==> flow/design.v <==
module chipmunk
	#(parameter addrSize = 12)
	(input clk,
	 input reset,
	 input [addrSize-1:0] startPC,
	 input [7:0] dataBus,
	 output [7:0] dataBusWrite,
	 output reg [addrSize-1:0] addrBus,
	 output weMem,
	 output done);
	reg [7:0] aReg;               
	reg [7:0] xReg;               
	reg [7:0] yReg;               
	reg [5:0] spReg;              
	reg [addrSize-1:0] pcReg;     
	reg [addrSize-1:0] pcRegAlt;  
	reg [addrSize-1:0] eaReg;     
	reg [7:0] dataReg;            
	wire [7:0] dataRegPlus = dataReg+1;  
	reg cFlagReg, zFlagReg, nFlagReg;
	reg [5:0] opcode;             
	reg [1:0] parameter_size;     
	reg [3:0] state;              
	reg finished;                 
	reg [7:0] dataBusOutput;        
	reg [3:0] nextState;            
	wire [7:0] addSubResult;        
	wire addSubCarryOut;
	wire [7:0] shifterResult;       
	wire shifterCarry;
	wire [7:0] bitOperationResult;  
	wire OpLoadA         = opcode[5:1] == 5'b00000;
	wire OpLoadX         = opcode[5:1] == 5'b00001;
	wire OpLoadY         = opcode[5:1] == 5'b00010;
	wire OpIncDecMem     = opcode[5:2] == 4'b0111 && opcode[0];
	wire OpRolRorMem     = (opcode == 6'b011001 || opcode == 6'b011011);
	wire OpIncDec        = opcode[5:1] == 5'b10101;
	wire OpInxDex        = opcode[5:1] == 5'b10110;
	wire OpInyDey        = opcode[5:1] == 5'b10111;
	wire OpSta           = opcode == 6'b100001;
	wire OpStx           = opcode == 6'b100011;
	wire OpSty           = opcode == 6'b100101;
	wire OpLdaY          = opcode == 6'b101000;
	wire OpStaY          = opcode == 6'b101001;
	wire OpIndexY        = opcode[5:1] == 5'b10100;  
	wire OpSetCarryFlag  = opcode[5:1] == 5'b00011;
	wire OpUseAdder      = opcode[5:3] == 3'b001;
	wire OpUseBitOp      = opcode[5:2] == 4'b0100;
	wire OpUseShifter    = opcode[5:2] == 4'b0110;
	wire OpAdderUseCarry = opcode[5:2] == 4'b0011;
	wire OpCpx           = opcode[5:1] == 5'b01011;
	wire OpCpy           = opcode == 6'b011100;
	wire OpDoCompare     = opcode[5:2] == 4'b0101 || OpCpy;
	wire OpSubtractInstead = OpDoCompare ||                           
	                         (opcode[5:3] == 3'b001 && opcode[1]) ||  
	                         (opcode[5:3] == 3'b101 && opcode[0]);    
	wire aluUseX         = OpCpx || OpInxDex;
	wire aluUseY         = OpCpy || OpInyDey;
	reg OpReadMemory;  
	wire OpReadMemory2   = dataBus[2] && !dataBus[7] && dataBus[7:2] != 6'b000111;  
	wire OpBranch        = opcode[5:3] == 3'b111;  
	wire flagsMatch      = (!opcode[2] && (!opcode[1] || (opcode[0] == nFlagReg)))     
                        || (opcode[2]  && ((!opcode[1] && (opcode[0] == zFlagReg))     
                                         || (opcode[1] && (opcode[0] == cFlagReg))));  
	wire BranchTaken     = OpBranch && flagsMatch;
	always @(posedge clk) begin
		if (!reset)
			finished <= 0;
		else if(state == 4'b0000 && dataBus == 8'h83)  
			finished <= 1;
	end
	always @(posedge clk) begin
		if (!reset)
			state <= 4'b0000;
		else 
			state <= nextState; 
	end
	always @(posedge clk) begin
		if (state == 4'b0000) begin
			opcode <= dataBus[7:2];
			parameter_size <= dataBus[1:0];
			eaReg <= 0;    
			OpReadMemory <= OpReadMemory2;
			dataReg <= (dataBus[7:3] == 5'b10101 || dataBus[7:3] == 5'b10110 || dataBus[7:3] == 5'b10111);
		end else if(state == 4'b0001) begin  
			dataReg <= dataBus;
			eaReg[7:0] <= dataBus;
		end else if(state == 4'b0010 || state == 4'b1111)  
			eaReg[addrSize-1:8] <= dataBus;
		else if(state == 4'b0101)  
			dataReg <= dataBus + (OpIncDecMem ? (opcode[1] ? 8'hff : 8'h01): 0);
		else if (state == 4'b0011 || state == 4'b0100)  
			eaReg <= eaReg + ((state == 4'b0100) ? yReg : xReg);
		else if (state == 4'b0111)  
			eaReg <= {{8{dataReg[7]}}, dataReg[7:0]} + pcReg;
		else if (state == 4'b1110)  
			eaReg[7:0] <= dataBus;
	end
	always @(posedge clk) begin
		if (!reset)
			spReg <= 6'b111111;
		else if (state == 4'b1100 ||
		        (state == 4'b0000 &&
					((dataBus[7:5] == 3'b110 && dataBus[2])  
					|| (dataBus[7:2] == 6'b100111))  
				))
			spReg <= spReg + 1'b1;  
		else if (state == 4'b1000 || state == 4'b1010 || state == 4'b1011)
			spReg <= spReg - 1'b1;  
	end
	wire [7:0] aluLeft = aluUseX ? xReg : (aluUseY ? yReg : aReg);
	assign { addSubCarryOut, addSubResult } = 
		OpAdderUseCarry ? (OpSubtractInstead ?  
			aluLeft + {1'b0, ~dataReg[7:0]} + cFlagReg
			: aluLeft + dataReg + cFlagReg)
		: (OpSubtractInstead ?  
			aluLeft + {1'b0, ~dataReg[7:0]} + 1'b1  
			: aluLeft + dataReg);
	assign bitOperationResult = opcode[1] ? (aReg ^ dataReg) : ~(aReg | dataReg);
	wire [7:0] shifterLeft = opcode[0] ? dataReg : aReg;
	assign shifterResult = opcode[1] ?  
			(shifterLeft >> 1) | ((opcode[0] && cFlagReg) ? 8'b10000000 : 8'b00000000)  
			:(shifterLeft << 1) | ((opcode[0] && cFlagReg) ? 8'b00000001 : 8'b00000000);
	assign shifterCarry = opcode[1] ? shifterLeft[0] : shifterLeft[7];
	always @(posedge clk) begin
		if (state == 4'b0110) begin
			if (OpLoadA || OpLdaY)  
				aReg <= dataReg;
			else if (OpUseAdder || OpIncDec)  
				aReg <= addSubResult;
			else if (OpUseBitOp)  
				aReg <= bitOperationResult;
			else if (OpUseShifter && !opcode[0])  
				aReg <= shifterResult;
			else if (opcode == 6'b100100 || opcode == 6'b100110)  
				aReg <= xReg;
		end else if(state == 4'b1001 && opcode[2:1] == 2'b01)  
			aReg <= dataBus;
	end
	always @(posedge clk) begin
		if (state == 4'b0110) begin
			if (OpLoadX)  
				xReg <= dataReg;
			else if(OpInxDex)  
				xReg <= addSubResult;
			else if (opcode == 6'b100010 || opcode == 6'b100110)  
				xReg <= aReg;
		end else if(state == 4'b1001 && opcode[2:1] == 2'b10)  
			xReg <= dataBus;
	end
	always @(posedge clk) begin
		if (state == 4'b0110) begin
			if (OpLoadY)  
				yReg <= dataReg;
			else if(OpInyDey)  
				yReg <= addSubResult;
		end else if(state == 4'b1001 && opcode[2:1] == 2'b11)  
			yReg <= dataBus;
	end
	always @(posedge clk) begin
		if (state == 4'b0110) begin
			if (OpSetCarryFlag)  
				cFlagReg <= opcode[0];
			else if (OpUseAdder || OpDoCompare || OpIncDec || OpInxDex || OpInyDey) begin  
				nFlagReg <= addSubResult[7];
				zFlagReg <= (addSubResult == 8'b00000000) ? 1 : 0;
				if (OpUseAdder || OpDoCompare)  
					cFlagReg <= addSubCarryOut;
			end else if(OpUseBitOp) begin
				nFlagReg <= bitOperationResult[7];
				zFlagReg <= (bitOperationResult == 8'b00000000) ? 1 : 0;
			end else if(OpUseShifter) begin
				nFlagReg <= shifterResult[7];
				zFlagReg <= (shifterResult == 8'b00000000) ? 1 : 0;
				cFlagReg <= shifterCarry;
			end else if(OpLoadA || OpLoadX || OpLoadY || OpIncDecMem) begin
				nFlagReg <= dataReg[7];
				zFlagReg <= (dataReg == 8'b00000000) ? 1 : 0;
			end
		end else if(state == 4'b1001 && opcode[2:1] == 2'b00)
			{nFlagReg, zFlagReg, cFlagReg} <= dataBus[2:0];
	end
	always @(posedge clk) begin
		if (!reset)
			pcReg <= startPC; 
		else if(state == 4'b0000 || state == 4'b0001 || state == 4'b0010)
			pcReg <= pcReg + 1'b1;
		else if(state == 4'b0110 && BranchTaken) begin
			pcRegAlt <= pcReg;                  
			pcReg <= eaReg;
		end else if(state == 4'b1100) begin
			pcRegAlt[7:0] <= dataBus;           
		end else if(state == 4'b1101) begin
			pcReg <= {pcRegAlt[7:0], dataBus};  
		end
	end
	always @* begin
		case (state)
			4'b0101, 4'b0110:  
				addrBus <= eaReg;
			4'b1000, 4'b1001, 4'b1010, 4'b1011, 4'b1100, 4'b1101: 
				addrBus <= { {(addrSize-9){1'b0}}, 1'b1, 1'b1, 1'b1, spReg };  
			4'b0000, 4'b0001, 4'b0010:  
				addrBus <= pcReg;
			4'b1110:
				addrBus <= {{(addrSize-8){1'b0}}, dataReg};
			4'b1111:
				addrBus <= {{(addrSize-8){1'b0}}, dataRegPlus};
			default:
				addrBus <= {addrSize{1'b0}};
		endcase
	end
	always @* begin
		if (state == 4'b0110 && (OpSta || OpStaY))
			dataBusOutput <= aReg;
		else if (state == 4'b0110 && OpStx)
			dataBusOutput <= xReg;
		else if (state == 4'b0110 && OpSty)
			dataBusOutput <= yReg;
		else if (state == 4'b0110 && OpRolRorMem)  
			dataBusOutput <= shifterResult;
		else if (state == 4'b0110 && OpIncDecMem)  
			dataBusOutput <= dataReg;
		else if (state == 4'b1000)  
			dataBusOutput <= (opcode[2:1] == 2'b00) ? {1'b0, 1'b0, 1'b0, 1'b0, 1'b0, nFlagReg, zFlagReg, cFlagReg} :
			                 (opcode[2:1] == 2'b01) ? aReg :
			                 (opcode[2:1] == 2'b10) ? xReg :
			                 yReg;
		else if (state == 4'b1010)
			dataBusOutput <= pcRegAlt[7:0];
		else if (state == 4'b1011)
			dataBusOutput <= { {(16-addrSize){1'b0}}, pcRegAlt[addrSize-1:8] };
		else
			dataBusOutput <= 8'b00000000;
	end
	wire writeCycle =  ((state == 4'b0110 && (OpSta || OpStx || OpSty || OpStaY || OpIncDecMem || OpRolRorMem)) || state == 4'b1000 || state == 4'b1010 || state == 4'b1011);
	assign weMem = !writeCycle;  
	assign dataBusWrite = dataBusOutput;  
	assign done = finished;
	always @* begin		
		case (state)
			4'b0000:
				nextState = (dataBus[7:2] == 6'b100111) ? 4'b1100 :
					((dataBus[7:5] == 3'b110 && !dataBus[2]) ? 4'b1000 : 
					((dataBus[7:5] == 3'b110 && dataBus[2]) ? 4'b1001 :
					(dataBus[0] || dataBus[1]) ? 4'b0001 :
					(OpReadMemory2 ? 4'b0101 : 4'b0110)));
			4'b0001:
				nextState = parameter_size[1] ? 4'b0010 :   
				           (OpReadMemory ? 4'b0101 :     
				           (OpBranch ? 4'b0111 :          
				           (OpIndexY ? 4'b1110 :                 
				           4'b0110)));                         
			4'b0010:
				nextState = parameter_size[0] ? 4'b0011 :         
				(OpReadMemory ? 4'b0101 :                
				(OpIndexY ? 4'b0100 :                             
				4'b0110));
			4'b0011:
				nextState = OpReadMemory ? 4'b0101 : 4'b0110;
			4'b0101, 4'b0111:               
				nextState = 4'b0110;
			4'b0110:
				nextState = (BranchTaken && opcode[2:0] == 3'b001) ? 4'b1010 : 4'b0000;  
			4'b1011, 4'b1101, 4'b1001, 4'b1000:
				nextState = 4'b0000;
			4'b0100:
				nextState = OpLdaY ? 4'b0101 : 4'b0110;
			4'b1100:
				nextState = 4'b1101;
			4'b1010:
				nextState = 4'b1011;
			4'b1110:  
				nextState = 4'b1111;
			4'b1111:  
				nextState = 4'b0100;
		endcase
	end
endmodule
; Reports on chipmunk
; Tool output for the design above before and after an edit, in the order of the flow.
; "before" refers to lines of the RTL above, "after" to lines of the edited file.
; "diff": "after" minus "before" as printed here. "rel_change_pct": 100 x difference / "before".
; Operators: Yosys type, input widths -> output width; for muxes data width and select width s.
; Cell names lack the library's common part.
; A cell with n/a has no value.
[setup]
top = chipmunk
clock = clk
cell_library = sky130hd
pvt_corner = tt_025C_1v80

; The edit
; The edit as a unified diff against the file above.
; The edit is scripted: it alters the design's behaviour and was not made to optimise anything.
; begin of diff
@@ -35,5 +35,6 @@
 	wire OpIncDecMem     = opcode[5:2] == 4'b0111 && opcode[0];
 	wire OpRolRorMem     = (opcode == 6'b011001 || opcode == 6'b011011);
-	wire OpIncDec        = opcode[5:1] == 5'b10101;
+	reg OpIncDec;
+	always @(posedge clk) OpIncDec <= opcode[5:1] == 5'b10101;
 	wire OpInxDex        = opcode[5:1] == 5'b10110;
 	wire OpInyDey        = opcode[5:1] == 5'b10111;
; end of diff

; Elaborated design
; Source: Yosys, flattened and elaborated, memories not mapped. Widths are those after wreduce. Registers that Yosys merges into a memory's read port (data or address) are not register bits. Print and check cells do not count. Equal cells are merged and count once.
[word_totals]
columns = element, before, after, diff, rel_change_pct
row1 = reg_bits, 91, 92, 1, 1.10
row2 = inputBits, 22, 22, 0, 0.00
row3 = out_inout_bits, 22, 22, 0, 0.00
row4 = word_cells, 320, 321, 1, 0.31
[classes]
columns = element, before, after, diff, rel_change_pct
row1 = n_addsub, 12, 12, 0, 0.00
row2 = eq_ne, 70, 70, 0, 0.00
row3 = n_mux, 106, 106, 0, 0.00
row4 = logic, 8, 8, 0, 0.00
row5 = n_reduce_logical, 106, 106, 0, 0.00
[op_table]
columns = operator, before, after, diff, rel_change_pct
row1 = $mux 8, 47, 47, 0, 0.00
row2 = $logic_or 1x1->1, 40, 40, 0, 0.00
row3 = $logic_and 1x1->1, 28, 28, 0, 0.00
row4 = $mux 1, 27, 27, 0, 0.00
row5 = $mux 4, 13, 13, 0, 0.00
row6 = $eq 6x6->1 const B, 9, 9, 0, 0.00
row7 = $eq 4x3->1 const B, 8, 8, 0, 0.00
row8 = $eq 4x4->1 const B, 8, 8, 0, 0.00
row9 = $eq 5x5->1 const B, 7, 7, 0, 0.00
row10 = $logic_not 1->1, 6, 6, 0, 0.00
row11 = $reduce_bool 2->1, 6, 6, 0, 0.00
row12 = $mux 12, 5, 5, 0, 0.00
row13 = $mux 2, 5, 5, 0, 0.00
row14 = $ne 4x4->1 const B, 5, 5, 0, 0.00
row15 = $reduce_and 2->1, 5, 5, 0, 0.00
row16 = $reduce_and 3->1, 5, 5, 0, 0.00
row17 = $logic_not 8->1, 4, 4, 0, 0.00
row18 = $eq 1x1->1, 3, 3, 0, 0.00
row19 = $eq 3x3->1 const B, 3, 3, 0, 0.00
row20 = $eq 4x2->1 const B, 3, 3, 0, 0.00
row21 = $eq 6x5->1 const B, 3, 3, 0, 0.00
row22 = $mux 9, 3, 3, 0, 0.00
row23 = $ne 2x2->1 const B, 3, 3, 0, 0.00
row24 = $add 8x8->9, 2, 2, 0, 0.00
row25 = $add 9x1->9, 2, 2, 0, 0.00
row26 = $eq 2x2->1 const B, 2, 2, 0, 0.00
row27 = $eq 3x1->1 const B, 2, 2, 0, 0.00
row28 = $eq 5x2->1 const B, 2, 2, 0, 0.00
; The list need not be complete.

; Logic depth
; Yosys ltp: most cells in a row. Word level: on the elaborated netlist, between registers, memories and ports. Mapped: between sequential cells and ports; inverters and the memories' decode and read muxes count.
[logic_depth]
columns = element, before, after, diff, rel_change_pct
row1 = word_depth, 13, 13, 0, 0.00
row2 = ABC_AREA, 0, 0, n/a, n/a
row3 = mapped_depth, 23, 21, -2, -8.70
row4 = ltp_nobuf, 20, 18, -2, -10.00

; Synthesis result
; The flow's flattened synthesis, as Yosys stat reports it; memories are mapped. The netlist is that of the ABC_AREA named above (0 if unset); the other value can give another one.
[types]
columns = cell_type, before, after, diff, rel_change_pct
row1 = nand2_1, 119, 132, 13, 10.92
row2 = nand3_1, 34, 45, 11, 32.35
row3 = o211ai_1, 12, 23, 11, 91.67
row4 = nor3_1, 43, 33, -10, -23.26
row5 = a211oi_1, 34, 24, -10, -29.41
row6 = a21oi_1, 93, 85, -8, -8.60
row7 = buf_2, 14, 6, -8, -57.14
row8 = nor4_1, 12, 5, -7, -58.33
row9 = o31ai_1, 9, 2, -7, -77.78
row10 = mux2_2, 28, 22, -6, -21.43
row11 = xor2_1, 10, 16, 6, 60.00
row12 = o21ai_1, 7, 1, -6, -85.71
row13 = nand3b_1, 1, 6, 5, 500.00
row14 = nor2_1, 114, 110, -4, -3.51
row15 = xnor2_1, 49, 45, -4, -8.16
row16 = nor2b_1, 22, 26, 4, 18.18
row17 = or2_2, 10, 6, -4, -40.00
row18 = a31oi_1, 8, 12, 4, 50.00
; The list need not be complete.
[mapped]
columns = element, before, after, diff, rel_change_pct
row1 = stdcells, 1280, 1265, -15, -1.17
row2 = synth_area_um2, 10352.4, 10319.9, -32.5, -0.31
row3 = sequential_area_um2, 2742.6, 2762.6, 20.0, 0.73
row4 = ff_cells, 103, 104, 1, 0.97
row5 = buffers, 90, 84, -6, -6.67

; Worst setup path after synthesis
; Source: OpenSTA report_checks on the synthesized netlist (no wires, ideal clock, input and output delay 20% of the period each), path of least setup slack; recovery checks are left aside. Register names are those of the netlist, which keeps one name where synthesis merged equal registers.
[synth_path]
columns = element, before, after, diff, rel_change_pct
row1 = path_kind, flip-flop to flip-flop, flip-flop to flip-flop, n/a, n/a
row2 = startpoint, register opcode[1], register opcode[0], n/a, n/a
row3 = endpoint, register nFlagReg, register zFlagReg, n/a, n/a
row4 = period_ns, 5.0, 5.0, 0.0, 0.00
row5 = launch_ns, 0.000, 0.000, 0.000, n/a
row6 = arrival_ns, 4.747, 4.606, -0.141, -2.97
row7 = required_time_ns, 4.820, 4.850, 0.030, 0.62
row8 = slack_ns, 0.072, 0.244, 0.172, n/a
row9 = path_delay_ns, 4.927, 4.756, -0.171, -3.47
row10 = stages, 20, 20, 0, 0.00
row11 = period_less_setup_slack_ns, 4.928, 4.756, -0.172, -3.49
; "path_delay_ns" is the arrival time less input delay plus setup time.
; "stages": output pins that drive a net of the path, with the launching flip-flop's if there is one; two outputs of one cell count as two.
; "period_less_setup_slack_ns" = period - worst setup slack (recovery checks aside). The figure is calculated, with input and output delays left at 20% of the set period.
; Between the ends stands the longest chain of elaborated cells between them, by number of cells; it is not shown to be the way that was timed. Of several equally long chains one is given.
; Each line given opens the expression or statement behind the cell; cells for indexed reads and writes are added by Yosys, which also makes memories of some case tables.
; At most two assigning lines are given for a register; there are more.
; before: Ways into the end's enable are left out, as the timed path ends at the data pin.
[synth_via_before]
path_cell_list = edfxtp_1 > buf_2 > buf_2 > buf_2 > o31ai_1 > and3_1 > clkbuf_1 > mux2i_1 > o21ai_0 > ha_1 > fa_1 > xor2_2 > o2111ai_1 > or4_4 > o31a_1 > nor3_1 > o21ba_1 > or2_1 > mux2_1 > o311ai_1
elab_chain_cells = 11
cells_between = 43
classes_between = 5 x add/sub; 8 x eq/ne; 14 x mux; 16 x reduce/logical
[synth_lines_before]
columns = element, line
row1 = from (decl), 21  ; reg [5:0] opcode;
row2 = from (assign), 80  ; opcode <= dataBus[7:2];
row3 = $eq 6x5->1, 52  ; wire OpCpy = opcode == 6'b011100;
row4 = $logic_or 1x1->1, 58  ; wire aluUseY = OpCpy || OpInyDey;
row5 = $mux 8 (2 in a row), 111  ; wire [7:0] aluLeft = aluUseX ? xReg : (aluUseY ? yReg : aReg);
row6 = $add 8x8->9, 117  ; aluLeft + {1'b0, ~dataReg[7:0]} + 1'b1
row7 = $add 9x1->9, 117
row8 = $mux 9, 116  ; : (OpSubtractInstead ?
row9 = $mux 9, 113  ; OpAdderUseCarry ? (OpSubtractInstead ?
row10 = $mux 1, 164  ; else if (OpUseAdder || OpDoCompare || OpIncDec || OpInxDex || OpInyDey) begin
row11 = $mux 1, 162  ; if (OpSetCarryFlag)
row12 = $mux 1, 161  ; if (state == 4'b0110) begin
row13 = to (assign), 165  ; nFlagReg <= addSubResult[7];
row14 = to (assign), 170  ; nFlagReg <= bitOperationResult[7];
row15 = to (decl), 20  ; reg cFlagReg, zFlagReg, nFlagReg;
; after: Ways into the end's enable are left out, as the timed path ends at the data pin.
[synth_via_after]
path_cell_list = edfxtp_1 > buf_4 > buf_1 > buf_1 > nor2_1 > a22oi_1 > nor2_1 > mux2i_1 > o21ai_0 > ha_1 > fa_1 > a211oi_2 > nor2_1 > mux2i_1 > xnor2_2 > and3_4 > xnor2_1 > mux2i_1 > or4_1 > o211ai_2
elab_chain_cells = 13
cells_between = 39
classes_between = 5 x add/sub; 1 x eq/ne; 17 x mux; 2 x logic; 14 x reduce/logical
[synth_lines_after]
columns = element, line
row1 = from (decl), 21  ; reg [5:0] opcode;
row2 = from (assign), 81  ; opcode <= dataBus[7:2];
row3 = $eq 6x5->1, 53  ; wire OpCpy = opcode == 6'b011100;
row4 = $logic_or 1x1->1, 59  ; wire aluUseY = OpCpy || OpInyDey;
row5 = $mux 8 (2 in a row), 112  ; wire [7:0] aluLeft = aluUseX ? xReg : (aluUseY ? yReg : aReg);
row6 = $add 8x8->9, 118  ; aluLeft + {1'b0, ~dataReg[7:0]} + 1'b1
row7 = $add 9x1->9, 118
row8 = $mux 9, 117  ; : (OpSubtractInstead ?
row9 = $mux 9, 114  ; OpAdderUseCarry ? (OpSubtractInstead ?
row10 = $logic_not 8->1, 167  ; zFlagReg <= (addSubResult == 8'b00000000) ? 1 : 0;
row11 = $mux 1, 167
row12 = $mux 1, 165  ; else if (OpUseAdder || OpDoCompare || OpIncDec || OpInxDex || OpInyDey) begin
row13 = $mux 1, 163  ; if (OpSetCarryFlag)
row14 = $mux 1, 162  ; if (state == 4'b0110) begin
row15 = to (assign), 167
row16 = to (assign), 172  ; zFlagReg <= (bitOperationResult == 8'b00000000) ? 1 : 0;
row17 = to (decl), 20  ; reg cFlagReg, zFlagReg, nFlagReg;

; Path in the finished layout
; From the final timing report of the runs of set A: the path of least setup slack in the routed layout; clock arrival at registers is part of the times.
[layout_path]
columns = element, before, after, diff, rel_change_pct
row1 = path_kind, flip-flop to flip-flop, flip-flop to output port, n/a, n/a
row2 = startpoint, register opcode[5], register opcode[2], n/a, n/a
row3 = endpoint, register aReg[7], output dataBusWrite[1], n/a, n/a
row4 = period_ns, 4.69, 4.69, 0.00, 0.00
row5 = output_delay_ns, n/a, 0.94, n/a, n/a
row6 = launch_ns, 0.35, 0.36, 0.01, 2.86
row7 = arrival_ns, 4.59, 3.52, -1.07, -23.31
row8 = required_time_ns, 4.82, 3.75, -1.07, -22.20
row9 = slack_ns, 0.23, 0.23, 0.00, n/a
row10 = stages, 17, 13, -4, -23.53
; Between the ends stands the longest chain of elaborated cells between them, by number of cells; it is not shown to be the way that was timed. Of several equally long chains one is given.
; At most two assigning lines are given for a register; there are more.
; before: Ways into the end's enable are left out, as the timed path ends at the data pin.
[layout_via_before]
path_cell_list = edfxtp_1 > nand2b_1 > o31ai_1 > and3_4 > mux2i_1 > o21ai_0 > ha_1 > buf_4 > nor3b_1 > o31ai_1 > a211oi_2 > o22ai_1 > or2_2 > mux2i_2 > o21ai_1 > nor2b_1 > a31o_1
elab_chain_cells = 11
cells_between = 42
classes_between = 5 x add/sub; 14 x eq/ne; 11 x mux; 12 x reduce/logical
[layout_lines_before]
columns = element, line
row1 = from (decl), 21  ; reg [5:0] opcode;
row2 = from (assign), 80  ; opcode <= dataBus[7:2];
row3 = $eq 6x5->1, 52  ; wire OpCpy = opcode == 6'b011100;
row4 = $logic_or 1x1->1, 58  ; wire aluUseY = OpCpy || OpInyDey;
row5 = $mux 8 (2 in a row), 111  ; wire [7:0] aluLeft = aluUseX ? xReg : (aluUseY ? yReg : aReg);
row6 = $add 8x8->9, 117  ; aluLeft + {1'b0, ~dataReg[7:0]} + 1'b1
row7 = $add 9x1->9, 117
row8 = $mux 9, 116  ; : (OpSubtractInstead ?
row9 = $mux 9, 113  ; OpAdderUseCarry ? (OpSubtractInstead ?
row10 = $mux 8, 129  ; else if (OpUseAdder || OpIncDec)
row11 = $mux 8, 127  ; if (OpLoadA || OpLdaY)
row12 = $mux 8, 126  ; if (state == 4'b0110) begin
row13 = to (assign), 128  ; aReg <= dataReg;
row14 = to (assign), 130  ; aReg <= addSubResult;
row15 = to (decl), 11  ; reg [7:0] aReg;
[layout_via_after]
path_cell_list = edfxtp_1 > buf_4 > nor3b_1 > nand2_1 > nor2_1 > buf_4 > nand2_1 > o21ai_0 > mux2i_1 > nor2_1 > a21oi_1 > o21ai_0 > clkdlybuf4s50_1
elab_chain_cells = 10
cells_between = 27
classes_between = 9 x eq/ne; 9 x mux; 9 x reduce/logical
[layout_lines_after]
columns = element, line
row1 = from (decl), 21  ; reg [5:0] opcode;
row2 = from (assign), 81  ; opcode <= dataBus[7:2];
row3 = $eq 2x2->1, 228  ; (opcode[2:1] == 2'b10) ? xReg :
row4 = $mux 8, 228
row5 = $mux 8, 227  ; (opcode[2:1] == 2'b01) ? aReg :
row6 = $mux 8, 226  ; dataBusOutput <= (opcode[2:1] == 2'b00) ? {1'b0, 1'b0, 1'b0, 1'b0, 1'b0, nFlagReg, zFlagReg, cFlagReg} :
row7 = $mux 8, 225  ; else if (state == 4'b1000)
row8 = $mux 8, 223  ; else if (state == 4'b0110 && OpIncDecMem)
row9 = $mux 8, 221  ; else if (state == 4'b0110 && OpRolRorMem)
row10 = $mux 8, 219  ; else if (state == 4'b0110 && OpSty)
row11 = $mux 8, 217  ; else if (state == 4'b0110 && OpStx)
row12 = $mux 8, 215  ; if (state == 4'b0110 && (OpSta || OpStaY))
row13 = to (decl), 7  ; output [7:0] dataBusWrite,

; Measured runs
; Both versions went through the flow (Yosys, OpenROAD) with the same settings in each pair. Constraints: input delay and output delay 20% of the set period each, output load 0.01 pF.
[flow_settings_set_A]
CORE_UTILIZATION = 40
period_ns = 4.69
CAP_MARGIN = 20
CORE_MARGIN = 2
SLEW_MARGIN = 20
[measured_set_A]
columns = element, before, after, diff, rel_change_pct
row1 = post_synth_area_um2, 10352.4, 10319.9, -32.5, -0.31
row2 = design_die_area_um2, 27183.8, 27099.7, -84.1, -0.31
row3 = finish.stdcell_area_um2, 11818.8, 11602.4, -216.4, -1.83
row4 = final_util_frac, 0.467, 0.459, -0.008, n/a
row5 = ws_setup_ns, 0.234, 0.234, 0.000, n/a
row6 = tns_ns, 0.000, 0.000, 0.000, n/a
row7 = final_hold_ws_ns, 0.484, 0.499, 0.015, n/a
row8 = final_power_uw, 3355, 3316, -39, -1.16
row9 = period_reached_ns, 4.456, 4.456, 0.000, 0.00
[flow_settings_set_B]
ABC_AREA = 0
CELL_PAD_IN_SITES_GLOBAL_PLACEMENT = 1
CORE_ASPECT_RATIO = 1.16
CORE_UTILIZATION = 37
CTS_CLUSTER_DIAMETER = 194
CTS_CLUSTER_SIZE = 13
GPL_TIMING_DRIVEN = 1
MAX_ROUTING_LAYER = met5
SETUP_SLACK_MARGIN = 0.85
TNS_END_PERCENT = 70
period_ns = 4.26
CAP_MARGIN = 20
CORE_MARGIN = 2
SLEW_MARGIN = 20
[measured_set_B]
columns = element, before, after, diff, rel_change_pct
row1 = post_synth_area_um2, 10352.4, 10319.9, -32.5, -0.31
row2 = design_die_area_um2, 29336.8, 29246.4, -90.4, -0.31
row3 = finish.stdcell_area_um2, 13477.9, 13436.6, -41.3, -0.31
row4 = final_util_frac, 0.493, 0.492, -0.001, n/a
row5 = ws_setup_ns, -0.020, 0.111, 0.131, n/a
row6 = tns_ns, -0.023, 0.000, 0.023, n/a
row7 = final_hold_ws_ns, 0.473, 0.468, -0.005, n/a
row8 = final_power_uw, 4173, 4173, 0, 0.00
row9 = period_reached_ns, 4.280, 4.149, -0.131, -3.06
; "period_reached_ns" = clock period - worst setup slack. The figure is calculated, with input and output delays left at 20% of the set period.
; "final_power_uw" is the tool's figure for a default switching activity; nothing was simulated.
